==> flow/design.v <==
module dummydecoder(
    input [31:0] instr,       
    output reg [5:0] op,      
    output reg [4:0] rs1,     
    output reg [4:0] rs2,     
    output reg [4:0] rd,      
    input  [31:0] r_rv2,      
    output reg [31:0] rv2,    
    output reg we             
);
    always @* begin
        case({instr[14:12], instr[6:0]})
            10'b0000010011 : begin op = 0; rv2 = {{20{instr[31]}},instr[31:20]}; we = 1;end			 
            10'b0100010011 : begin op = 1; rv2 = {{20{instr[31]}},instr[31:20]}; we = 1;end			 
            10'b0110010011 : begin op = 2; rv2 = {{20{instr[31]}},instr[31:20]}; we = 1;end			 
            10'b1000010011 : begin op = 3; rv2 = {{20{instr[31]}},instr[31:20]}; we = 1;end			 
            10'b1100010011 : begin op = 4; rv2 = {{20{instr[31]}},instr[31:20]}; we = 1;end			 
            10'b1110010011 : begin op = 5; rv2 = {{20{instr[31]}},instr[31:20]}; we = 1;end			 
            10'b0010010011 : begin op = 6; rv2 = {{20{instr[31]}},instr[31:20]}; we = 1;end			 
            10'b1010010011 : begin op = instr[30] ? 8 : 7;  rv2 = instr[24:20]; we = 1;end	 
            10'b0000110011 : begin op = instr[30] ? 10 : 9; rv2 = r_rv2; we = 1;end	 
		    10'b0010110011 : begin op = 11; rv2 = r_rv2; we = 1;end			    
		    10'b0100110011 : begin op = 12; rv2 = r_rv2; we = 1;end			    
		    10'b0110110011 : begin op = 13; rv2 = r_rv2; we = 1;end			    
		    10'b1000110011 : begin op = 14; rv2 = r_rv2; we = 1;end			    
            10'b1010110011 : begin op = instr[30] ? 16 : 15; rv2 = r_rv2; we = 1;end	 
		    10'b1100110011 : begin op = 17; rv2 = r_rv2; we = 1;end			    
		    10'b1110110011 : begin op = 18; rv2 = r_rv2; we = 1;end			    
            10'b0000000011 : begin op = 19; rv2 = r_rv2; we = 1;end             
            10'b0010000011 : begin op = 20; rv2 = r_rv2; we = 1;end             
            10'b0100000011 : begin op = 21; rv2 = r_rv2; we = 1;end             
            10'b1000000011 : begin op = 22; rv2 = r_rv2; we = 1;end             
            10'b1010000011 : begin op = 23; rv2 = r_rv2; we = 1;end             
            10'b0000100011 : begin op = 24; rv2 = r_rv2; we = 0;end             
            10'b0010100011 : begin op = 25; rv2 = r_rv2; we = 0;end             
            10'b0100100011 : begin op = 26; rv2 = r_rv2; we = 0;end             
            10'b0001100011 : begin op = 31; rv2 = r_rv2; we = 0;end             
            10'b0011100011 : begin op = 32; rv2 = r_rv2; we = 0;end             
            10'b1001100011 : begin op = 33; rv2 = r_rv2; we = 0;end             
            10'b1011100011 : begin op = 34; rv2 = r_rv2; we = 0;end             
            10'b1101100011 : begin op = 35; rv2 = r_rv2; we = 0;end             
            10'b1111100011 : begin op = 36; rv2 = r_rv2; we = 0;end             
            10'b0001100111 : begin op = 30; rv2 = r_rv2; we = 1;end             
            default:begin
                 case (instr[6:0])
            7'b1101111 : begin op = 29; rv2 = r_rv2; we = 1;end             
            7'b0110111 : begin op = 27; rv2 = r_rv2; we = 1;end             
            7'b0010111 : begin op = 28; rv2 = r_rv2; we = 1;end             
                     default:begin op = 0; we = 0;rv2=r_rv2; end
        endcase
            end
	endcase
     rs1 = instr [19:15];
     rs2 = instr [24:20];
     rd  = instr [11:7];
    end
endmodule
module alu32(
    input [5:0] op,       
    input [31:0] rv1,     
    input [31:0] rv2,     
    output reg [31:0] rvout,   
    input [31:0] drdata,
    output reg [31:0] dwdata,
    output reg [3:0] dwe,
    input [31:0] daddr,
    input [31:0] iaddr,
    input [31:0] instr
);
    always @* begin
        case(op)
            0 : begin rvout = rv1 + rv2; dwe = 0; dwdata = 0; end   
            1 : begin rvout = $signed(rv1) < $signed(rv2); dwe = 0; dwdata = 0;end  
            2 : begin rvout = rv1 < rv2; dwe = 0; dwdata = 0;end  
            3 : begin rvout = rv1 ^ rv2; dwe = 0; dwdata = 0;end  
            4 : begin rvout = rv1 | rv2; dwe = 0; dwdata = 0;end  
            5 : begin rvout = rv1 & rv2; dwe = 0; dwdata = 0;end  
            6 : begin rvout = rv1 << rv2[4:0]; dwe = 0; dwdata = 0;end  
            7 : begin rvout = rv1 >> rv2[4:0]; dwe = 0; dwdata = 0;end  
            8 : begin rvout = $signed(rv1) >>> rv2[4:0]; dwe = 0; dwdata = 0;end  
            9 : begin rvout = rv1 + rv2; dwe = 0; dwdata = 0;end  
            10: begin rvout = rv1 - rv2; dwe = 0; dwdata = 0;end  
            11: begin rvout = rv1 << rv2[4:0]; dwe = 0; dwdata = 0;end  
            12: begin rvout = $signed(rv1) < $signed(rv2); dwe = 0; dwdata = 0;end  
            13: begin rvout = rv1 < rv2; dwe = 0; dwdata = 0;end  
            14: begin rvout = rv1 ^ rv2; dwe = 0; dwdata = 0;end  
            15: begin rvout = rv1 >> rv2[4:0]; dwe = 0; dwdata = 0;end  
            16: begin rvout = $signed(rv1) >>> rv2[4:0]; dwe = 0; dwdata = 0;end  
            17: begin rvout = rv1 | rv2; dwe = 0; dwdata = 0;end  
            18: begin rvout = rv1 & rv2; dwe = 0; dwdata = 0;end  
            19 : begin dwe = 0;dwdata = 0;            
            case (daddr[1:0])
                2'b00: rvout = {{24{drdata[7]}}, drdata[7:0]};    
                2'b01: rvout = {{24{drdata[15]}}, drdata[15:8]};  
                2'b10: rvout = {{24{drdata[23]}}, drdata[23:16]};
                2'b11: rvout = {{24{drdata[31]}}, drdata[31:24]};
                default : rvout = {{24{drdata[7]}}, drdata[7:0]};
            endcase
                end                                                      
            20 : begin  dwe = 0; dwdata = 0;
                case (daddr[1:0])
                    2'b00: rvout = {{16{drdata[15]}}, drdata[15:0]};
                    2'b10: rvout = {{16{drdata[31]}}, drdata[31:16]};
                    default : rvout = {{16{drdata[15]}}, drdata[15:0]};
                endcase
                end                                                      
            21 : begin rvout = drdata; dwe = 0; dwdata = 0; end                          
            22 : begin dwe = 0;dwdata = 0; 
                case (daddr[1:0])
                    2'b00: rvout = {{24{1'b0}}, drdata[7:0]};
                    2'b01: rvout = {{24{1'b0}}, drdata[15:8]};
                    2'b10: rvout = {{24{1'b0}}, drdata[23:16]};
                    2'b11: rvout = {{24{1'b0}}, drdata[31:24]};
                    default : rvout = {{24{1'b0}}, drdata[7:0]};
                endcase
                end                                                      
            23 : begin dwe = 0; dwdata = 0; 
                case (daddr[1:0])
                    2'b00: rvout = {{16{1'b0}}, drdata[15:0]};
                    2'b10: rvout = {{16{1'b0}}, drdata[31:16]};
                    default : rvout = {{16{1'b0}}, drdata[15:0]};
                endcase
                end                                                     
            24 : begin dwdata = {4{rv2[7:0]}}; rvout = 0;
                case(daddr[1:0])
                    2'b00: dwe = 4'b0001;         
                    2'b01: dwe = 4'b0010;         
                    2'b10: dwe = 4'b0100;         
                    2'b11: dwe = 4'b1000;         
                    default : dwe = 4'b0001; 
                endcase 
            end                                                             
            25 : begin dwdata = {2{rv2[15:0]}}; rvout = 0;
                case(daddr[1:0])
                    2'b00: dwe = 4'b0011;        
                    2'b10: dwe = 4'b1100;
                    default : dwe = 4'b0011;
                endcase
            end                                                              
            26 : begin dwdata = rv2; dwe = 4'b1111; rvout = 0; end                      
            27: begin rvout = {instr[31:12],{12{1'b0}}}; dwe = 0; dwdata = 0;end  
            28: begin rvout = iaddr + {instr[31:12],{12{1'b0}}}; dwe = 0; dwdata = 0;end  
            29: begin rvout = iaddr +4; dwe = 0; dwdata = 0;end  
            30: begin rvout = iaddr +4; dwe = 0; dwdata = 0;end  
            31: begin dwe = 0; dwdata = 0; rvout = 0; end       
            32: begin dwe = 0; rvout = 0; dwdata = 0; end  
            33: begin dwe = 0; rvout = 0; dwdata = 0; end  
            34: begin dwe = 0; rvout = 0; dwdata = 0; end  
            35: begin dwe = 0; rvout = 0; dwdata = 0; end  
            36: begin dwe = 0; rvout = 0; dwdata = 0; end  
            default : begin rvout =0; dwe = 0; dwdata = 0; end 
        endcase
    end
endmodule
module regfile(
    input [4:0] rs1,      
    input [4:0] rs2,      
    input [4:0] rd,       
    input we,             
    input [31:0] wdata,   
    output reg [31:0] rv1,    
    output reg [31:0] rv2,    
    input clk,             
    input [5:0] op,
    input [31:0] instr,
    output reg [31:0] daddr,
    input [31:0] iaddr
);
    reg [31:0] memory [0:31];
    always @* begin
        rv1 = (rs1 == 0) ? 32'd0 : memory[rs1];
        rv2 = (rs2 == 0) ? 32'd0 : memory[rs2];
        case(op)
            19,20,21,22,
            23: daddr = rv1 + {{20{instr[31]}},instr[31:20]};
            24,25,
            26: daddr = rv1 + {{ 20{instr[31]}},instr[31:25],instr[11:7]};
            default : daddr = 0;   
        endcase 
    end
    always @(posedge clk) begin   
        if(we == 1 & rd!= 0) begin
            memory[rd] <= wdata;
         end
    end
endmodule
module cpu (
    input clk, 
    input reset,
    output reg [31:0] iaddr,
    input [31:0] idata,
    output reg [31:0] daddr,
    input [31:0] drdata,
    output reg [31:0] dwdata,
    output reg [3:0] dwe
);
    wire [31:0] daddr1, dwdata1;  
    wire [3:0] dwe1;
    wire [5:0] op;
    wire [31:0] rv1, rv2, rvout, r_rv2, wdata;
    wire [4:0] rs1, rs2, rd;
    wire we;
    alu32 u1(
        .op(op),
        .rv1(rv1),            
        .rv2(rv2),
        .rvout(rvout),
        .drdata(drdata),      
        .dwdata(dwdata1),     
        .dwe(dwe1),
        .daddr(daddr1),
        .iaddr(iaddr),
        .instr(idata)
    );
    regfile u2(
        .rs1(rs1),
        .rs2(rs2),
        .rd(rd),
        .we(we),
        .wdata(rvout),
        .rv1(rv1),
        .rv2(r_rv2),
        .clk(clk),
        .op(op),
        .instr(idata),
        .daddr(daddr1)
    );
    dummydecoder u3(
        .instr(idata),
        .op(op),
        .rs1(rs1),
        .rs2(rs2),
        .rd(rd),
        .r_rv2(r_rv2),
        .rv2(rv2),
        .we(we)
    );
    always @* begin
        if (reset) begin
           daddr = 0;
           dwdata = 0;
           dwe = 0;
        end
        else begin
           daddr = daddr1;
           dwdata = dwdata1;
           dwe = dwe1;
        end
    end
    wire [31:0] imm_j = {{12{idata[31]}},idata[19:12],idata[20],idata[30:21],1'b0};
    wire [31:0] imm_b = {{20{idata[31]}},idata[7],idata[30:25],idata[11:8],1'b0};
    wire [31:0] jalr_t = rv1 + {{20{idata[31]}},idata[31:20]};
    reg  [31:0] pc_next;
    always @* begin  
        case(op)
            29 : pc_next = iaddr + imm_j;  
            30 : pc_next = {jalr_t[31:1], 1'b0};  
            31 : pc_next = (rv1 == rv2) ? iaddr + imm_b : iaddr + 4;  
            32 : pc_next = (rv1 != rv2) ? iaddr + imm_b : iaddr + 4;  
            33 : pc_next = ($signed(rv1) < $signed(rv2)) ? iaddr + imm_b : iaddr + 4;  
            34 : pc_next = ($signed(rv1) >= $signed(rv2)) ? iaddr + imm_b : iaddr + 4;  
            35 : pc_next = (rv1 < rv2) ? iaddr + imm_b : iaddr + 4;  
            36 : pc_next = (rv1 >= rv2) ? iaddr + imm_b : iaddr + 4;  
            default : pc_next = iaddr + 4;
        endcase
    end       
    always @(posedge clk) begin  
        if (reset) begin
            iaddr <= 0;
        end else begin
            iaddr <= pc_next;
        end
    end
endmodule
Wiki page: cpu / tool data

-- Step by step through the tools: cpu
Tool output for the design above before and after an edit, in the order of the flow.
Lines under "unedited" count in the file above, lines under "edited" in the edited file.
"change" is "edited" less "unedited", of the values as shown.
Operators carry their Yosys type and port widths (W data, S select, Z words).
Cell names lack the library's common part.
A cell with - has no value.
- top module: cpu
- clock input: clk
- library: sky130hd
- timing corner: tt_025C_1v80

-- Diff
Unified diff, file above to edited file.
The edit is scripted: it alters the design's behaviour and was not made to optimise anything.
begin of diff
@@ -173,5 +173,5 @@
         case(op)
             19,20,21,22,
-            23: daddr = rv1 + {{20{instr[31]}},instr[31:20]};
+            23: daddr = rv1 - {{20{instr[31]}},instr[31:20]};
             24,25,
             26: daddr = rv1 + {{ 20{instr[31]}},instr[31:25],instr[11:7]};
end of diff

-- Word-level counts
Source: Yosys, flattened and elaborated, memories not mapped. Widths are those after wreduce; folded enables and synchronous resets count as part of the registers. Registers that Yosys merges into a memory's read port (data or address) are not register bits. Print and check cells do not count.
Memory sizes are those after Yosys's memory passes, which may raise the word count (mostly to a power of two), join words into wider ones and drop unused or constant bits.
- operators by class (element ; unedited ; edited ; change):
    $add $sub $neg ; 8 ; 9 ; +1
    multiply operators ; 0 ; 0 ; 0
    div/mod/pow operators ; 0 ; 0 ; 0
    magnitude comparators ; 6 ; 6 ; 0
    equal/unequal tests ; 75 ; 75 ; 0
    shift-type cells ; 3 ; 3 ; 0
    muxes and demuxes ; 33 ; 33 ; 0
    bitwise gates (word level) ; 4 ; 4 ; 0
    reductions and logical operators ; 21 ; 21 ; 0
- operators with widths (operator ; unedited ; edited ; change):
    $sub A32 B32 Y32 ; 1 ; 2 ; +1
Unchanged operator kinds not shown: 57.
- bit counts (element ; unedited ; edited ; change):
    register bits ; 32 ; 32 ; 0
    bits in latches ; 0 ; 0 ; 0
    RAM bits ; 1024 ; 1024 ; 0
    memory bits (read-only) ; 0 ; 0 ; 0
    clocked read ports x word width ; 0 ; 0 ; 0
    memories kept ; 1 ; 1 ; 0
    output and inout port bits ; 100 ; 100 ; 0
    word-level cells ; 152 ; 153 ; +1
- memory list (element ; unedited ; edited):
    shape (words x width / read and write ports) ; u2.memory 32x32 r2 w1 ; u2.memory 32x32 r2 w1

-- Logic depth
Longest topological path by Yosys (ltp), each cell counted once; first at word level (registers and memories cut), then after technology mapping (sequential cells cut; the memories' decode and read muxes count).
- depth (element ; unedited ; edited ; change):
    depth in word-level cells ; 10 ; 10 ; 0
    ABC_AREA ; 0 ; 0 ; -
    depth in mapped cells ; 28 ; 32 ; +4
    mapped depth without buffers ; 20 ; 20 ; 0

-- After synthesis
Source: synth_stat.txt of the flow (Yosys; design flattened, memories mapped). It holds for the ABC_AREA given above (unset counts as 0); a run with the other value may have another netlist.
- mapped netlist (element ; unedited ; edited ; change):
    standard cells after synthesis ; 5329 ; 5345 ; +16
    mapped area (um^2) ; 67180.7 ; 67810.0 ; +629.3
    sequential part of the area (um^2) ; 31370.1 ; 31370.1 ; 0.0
    flip-flop cells ; 1055 ; 1055 ; 0
- cell types (cell ; unedited ; edited ; change):
    nand2_1 ; 308 ; 449 ; +141
    mux4_2 ; 511 ; 559 ; +48
    a221oi_1 ; 78 ; 33 ; -45
    clkbuf_1 ; 232 ; 194 ; -38
    a21oi_1 ; 386 ; 349 ; -37
    ha_1 ; 188 ; 220 ; +32
    a211oi_1 ; 83 ; 51 ; -32
    nor2b_1 ; 58 ; 28 ; -30
    mux2_2 ; 62 ; 35 ; -27
    a211o_1 ; 40 ; 15 ; -25
    o22ai_1 ; 82 ; 65 ; -17
    a21o_1 ; 87 ; 102 ; +15
    nor4_1 ; 31 ; 16 ; -15
    o211ai_1 ; 29 ; 44 ; +15
    buf_2 ; 112 ; 125 ; +13
    nand2b_1 ; 30 ; 43 ; +13
    a221o_1 ; 18 ; 31 ; +13
    a222oi_1 ; 16 ; 3 ; -13
Unchanged cell types not shown: 17.
The list need not be complete.
The figures by module come from a second, unflattened synthesis with its own total; it is not the netlist above.
- unflattened totals (element ; unedited ; edited ; change):
    cells (unflattened synthesis) ; 5287 ; 5495 ; +208
    area (unflattened synthesis) (um^2) ; 69251.4 ; 70254.9 ; +1003.5
Rows give one instance, submodules left out.
- by module, unedited (module ; times used ; cells ; area (um^2) ; sequential area (um^2)):
    regfile ; 1 ; 2268 ; 48746.8 ; 30749.5
    alu32 ; 1 ; 1761 ; 11638.7 ; 0.0
    cpu ; 1 ; 1090 ; 7688.6 ; 620.6
    dummydecoder ; 1 ; 168 ; 1177.4 ; 0.0
- by module, edited (module ; times used ; cells ; area (um^2) ; sequential area (um^2)):
    regfile ; 1 ; 2491 ; 49845.3 ; 30749.5
    alu32 ; 1 ; 1761 ; 11638.7 ; 0.0
    cpu ; 1 ; 1075 ; 7593.5 ; 620.6
    dummydecoder ; 1 ; 168 ; 1177.4 ; 0.0

-- Path before layout
Source: OpenSTA report_checks on the synthesized netlist (no wires, ideal clock, input and output delay 20% of the period each), path of least setup slack; recovery checks are left aside. Register names are those of the netlist, which keeps one name where synthesis merged equal registers.
- timing path post-synthesis (element ; unedited ; edited ; change):
    path type ; input port to output port ; input port to flip-flop ; -
    from ; input port idata[17] ; input port idata[20] ; -
    to ; output port daddr[28] ; memory u2.memory[0][22] ; -
    period (ns) ; 11.0 ; 11.0 ; 0.0
    external input delay (ns) ; 2.200 ; 2.200 ; 0.000
    library setup time (ns) ; - ; 0.454 ; -
    data arrival time (ns) ; 6.830 ; 9.720 ; +2.890
    data required time (ns) ; 8.800 ; 10.546 ; +1.746
    slack (ns) ; 1.970 ; 0.826 ; -1.144
    path delay (ns) ; 4.630 ; 7.974 ; +3.344
    stages on the path ; 23 ; 31 ; +8
    path buffers ; 7 ; 11 ; +4
    period reached after synthesis (ns) ; 9.03 ; 10.174 ; +1.144
"path delay" is the arrival time less input delay plus setup time.
A path that ends at an output port has no setup time.
"stages on the path": output pins that drive a net of the path, with the launching flip-flop's if there is one; two outputs of one cell count as two.
"period reached after synthesis" = period - worst setup slack (recovery checks aside). The figure is calculated, with input and output delays left at 20% of the set period.
The rows between start and end are the longest chain of elaborated cells between them; the timing report does not say that the signal goes this way. Where chains are equally long, one stands for them.
Each line given opens the expression or statement behind the cell; cells for indexed reads and writes are added by Yosys, which also makes memories of some case tables.
A memory read counts as a cell of the chain, while the word-level depth stops at memories.
Between the ends, post-synthesis, unedited:
- path through: buf_4 -> buf_2 -> buf_2 -> buf_2 -> buf_2 -> buf_2 -> a211oi_1 -> nor4_1 -> ha_1 -> inv_1 -> fa_1 -> nor2b_1 -> o21ai_0 -> a21boi_0 -> o21ai_0 -> nand2b_1 -> buf_1 -> a21o_1 -> a21oi_1 -> o21ai_0 -> a31oi_1 -> o22ai_1 -> mux2_2
- noted cells in the longest elaborated chain: 5
- ends and longest elaborated chain, post-synthesis, unedited (element ; line ; source):
    from (decl) ; 191 ; input [31:0] idata,
    $mem_v2 Z32 W32 ; 169 ; reg [31:0] memory [0:31];
    $mux W32 ; 171 ; rv1 = (rs1 == 0) ? 32'd0 : memory[rs1];
    $add A32 B32 Y32 ; 177 ; 26: daddr = rv1 + {{ 20{instr[31]}},instr[31:25],instr[11:7]};
    $pmux W32 S2 ; 173 ; case(op)
    $mux W32 ; 239 ; if (reset) begin
    to (decl) ; 192 ; output reg [31:0] daddr,
Between the ends, post-synthesis, edited:
- path through: buf_6 -> buf_8 -> buf_6 -> buf_6 -> buf_2 -> clkbuf_1 -> clkbuf_1 -> inv_1 -> ha_1 -> and2_1 -> ha_1 -> or2_2 -> o31ai_2 -> buf_2 -> buf_2 -> buf_2 -> buf_2 -> ha_1 -> inv_1 -> fa_1 -> nand2b_1 -> a211oi_1 -> nor3_1 -> nor2_1 -> a2111oi_0 -> o41ai_1 -> a21oi_1 -> nor2_1 -> o32ai_1 -> nor2_1 -> o21ai_0
- ends and longest elaborated chain, post-synthesis, edited (element ; line ; source):
    from (decl) ; 191 ; input [31:0] idata,
    to (decl) ; 169 ; reg [31:0] memory [0:31];
edited: Chain of elaborated cells between the ends: none given.

-- Worst path after layout
From the final timing report of each run of pair A: the path of least setup slack in the routed layout; clock arrival at registers is part of the times.
- timing path post-layout (element ; unedited ; edited ; change):
    path type ; input port to output port ; input port to output port ; -
    from ; input port idata[18] ; input port idata[15] ; -
    to ; output port daddr[28] ; output port daddr[29] ; -
    period (ns) ; 11.0 ; 11.0 ; 0.0
    external input delay (ns) ; 2.20 ; 2.20 ; 0.00
    data arrival time (ns) ; 8.26 ; 8.45 ; +0.19
    data required time (ns) ; 8.80 ; 8.80 ; 0.00
    slack (ns) ; 0.54 ; 0.35 ; -0.19
    stages on the path ; 20 ; 18 ; -2
    path buffers ; 5 ; 3 ; -2
The rows between start and end are the longest chain of elaborated cells between them; the timing report does not say that the signal goes this way. Where chains are equally long, one stands for them.
A memory read counts as a cell of the chain, while the word-level depth stops at memories.
Between the ends, post-layout, unedited:
- path through: buf_2 -> or3b_2 -> buf_4 -> buf_4 -> o22ai_1 -> or3_1 -> a211oi_1 -> nor4_2 -> buf_4 -> ha_1 -> a21boi_0 -> o21ai_0 -> nand2b_1 -> a21o_1 -> a21oi_1 -> o21ai_0 -> a31oi_1 -> o22ai_1 -> mux2_2 -> clkdlybuf4s50_1
- noted cells in the longest elaborated chain: 5
- ends and longest elaborated chain, post-layout, unedited (element ; line ; source):
    from (decl) ; 191 ; input [31:0] idata,
    $mem_v2 Z32 W32 ; 169 ; reg [31:0] memory [0:31];
    $mux W32 ; 171 ; rv1 = (rs1 == 0) ? 32'd0 : memory[rs1];
    $add A32 B32 Y32 ; 177 ; 26: daddr = rv1 + {{ 20{instr[31]}},instr[31:25],instr[11:7]};
    $pmux W32 S2 ; 173 ; case(op)
    $mux W32 ; 239 ; if (reset) begin
    to (decl) ; 192 ; output reg [31:0] daddr,
Between the ends, post-layout, edited:
- path through: buf_8 -> nor2_1 -> a211o_2 -> buf_4 -> o22ai_1 -> a221o_1 -> ha_1 -> or3_1 -> a211oi_1 -> o32a_1 -> a31oi_1 -> a41oi_1 -> a221oi_1 -> o41ai_1 -> o21ai_0 -> xnor2_1 -> nor2_1 -> clkdlybuf4s50_1
- noted cells in the longest elaborated chain: 5
- ends and longest elaborated chain, post-layout, edited (element ; line ; source):
    from (decl) ; 191 ; input [31:0] idata,
    $mem_v2 Z32 W32 ; 169 ; reg [31:0] memory [0:31];
    $mux W32 ; 171 ; rv1 = (rs1 == 0) ? 32'd0 : memory[rs1];
    $add A32 B32 Y32 ; 177 ; 26: daddr = rv1 + {{ 20{instr[31]}},instr[31:25],instr[11:7]};
    $pmux W32 S2 ; 173 ; case(op)
    $mux W32 ; 239 ; if (reset) begin
    to (decl) ; 192 ; output reg [31:0] daddr,

-- Layout results
Runs of the flow (Yosys, OpenROAD) on both versions; the two runs of a pair have the same settings. The constraints put input and output delay at 20% of the set period each and load the outputs with 0.01 pF.
Flow settings, pair A:
- CORE_UTILIZATION: 40
- noted PLACE_DENSITY: 0.6
- noted period_ns: 11.0
- noted CAP_MARGIN: 20
- CORE_MARGIN: 2
- noted SLEW_MARGIN: 20
- measured results, pair A (element ; unedited ; edited ; change):
    mapped cell area after synthesis (um^2) ; 67180.7 ; 67810.0 ; +629.3
    die size (um^2) ; 171247.0 ; 172836.0 ; +1589.0
    standard-cell area after routing (um^2) ; 76183.1 ; 76794.9 ; +611.8
    utilization of the finished layout (%) ; 45.6 ; 45.5 ; -0.1
    worst setup slack after layout (ns) ; 0.542 ; 0.354 ; -0.188
    post-route setup TNS (ns) ; 0.000 ; 0.000 ; 0.000
    worst-case hold slack (ns) ; 0.811 ; 0.848 ; +0.037
Flow settings, pair B:
- ABC_AREA at 1
- noted CAP_MARGIN: 10
- CORE_ASPECT_RATIO at 0.89
- CORE_MARGIN: 7
- CORE_UTILIZATION: 43
- CTS_CLUSTER_SIZE at 78
- GPL_ROUTABILITY_DRIVEN: 1
- MAX_ROUTING_LAYER: met5
- MIN_ROUTING_LAYER: met1
- noted PLACE_DENSITY: 0.59
- noted SLEW_MARGIN: 35
- noted TNS_END_PERCENT: 5
- noted period_ns: 9.37
- measured results, pair B (element ; unedited ; edited ; change):
    mapped cell area after synthesis (um^2) ; 73904.6 ; 74981.9 ; +1077.3
    die size (um^2) ; 183695.0 ; 186286.0 ; +2591.0
    standard-cell area after routing (um^2) ; 83331.2 ; 84173.2 ; +842.0
    utilization of the finished layout (%) ; 48.8 ; 48.6 ; -0.2
    worst setup slack after layout (ns) ; 0.105 ; 0.216 ; +0.111
    post-route setup TNS (ns) ; 0.000 ; 0.000 ; 0.000
    worst-case hold slack (ns) ; 0.748 ; 0.728 ; -0.020
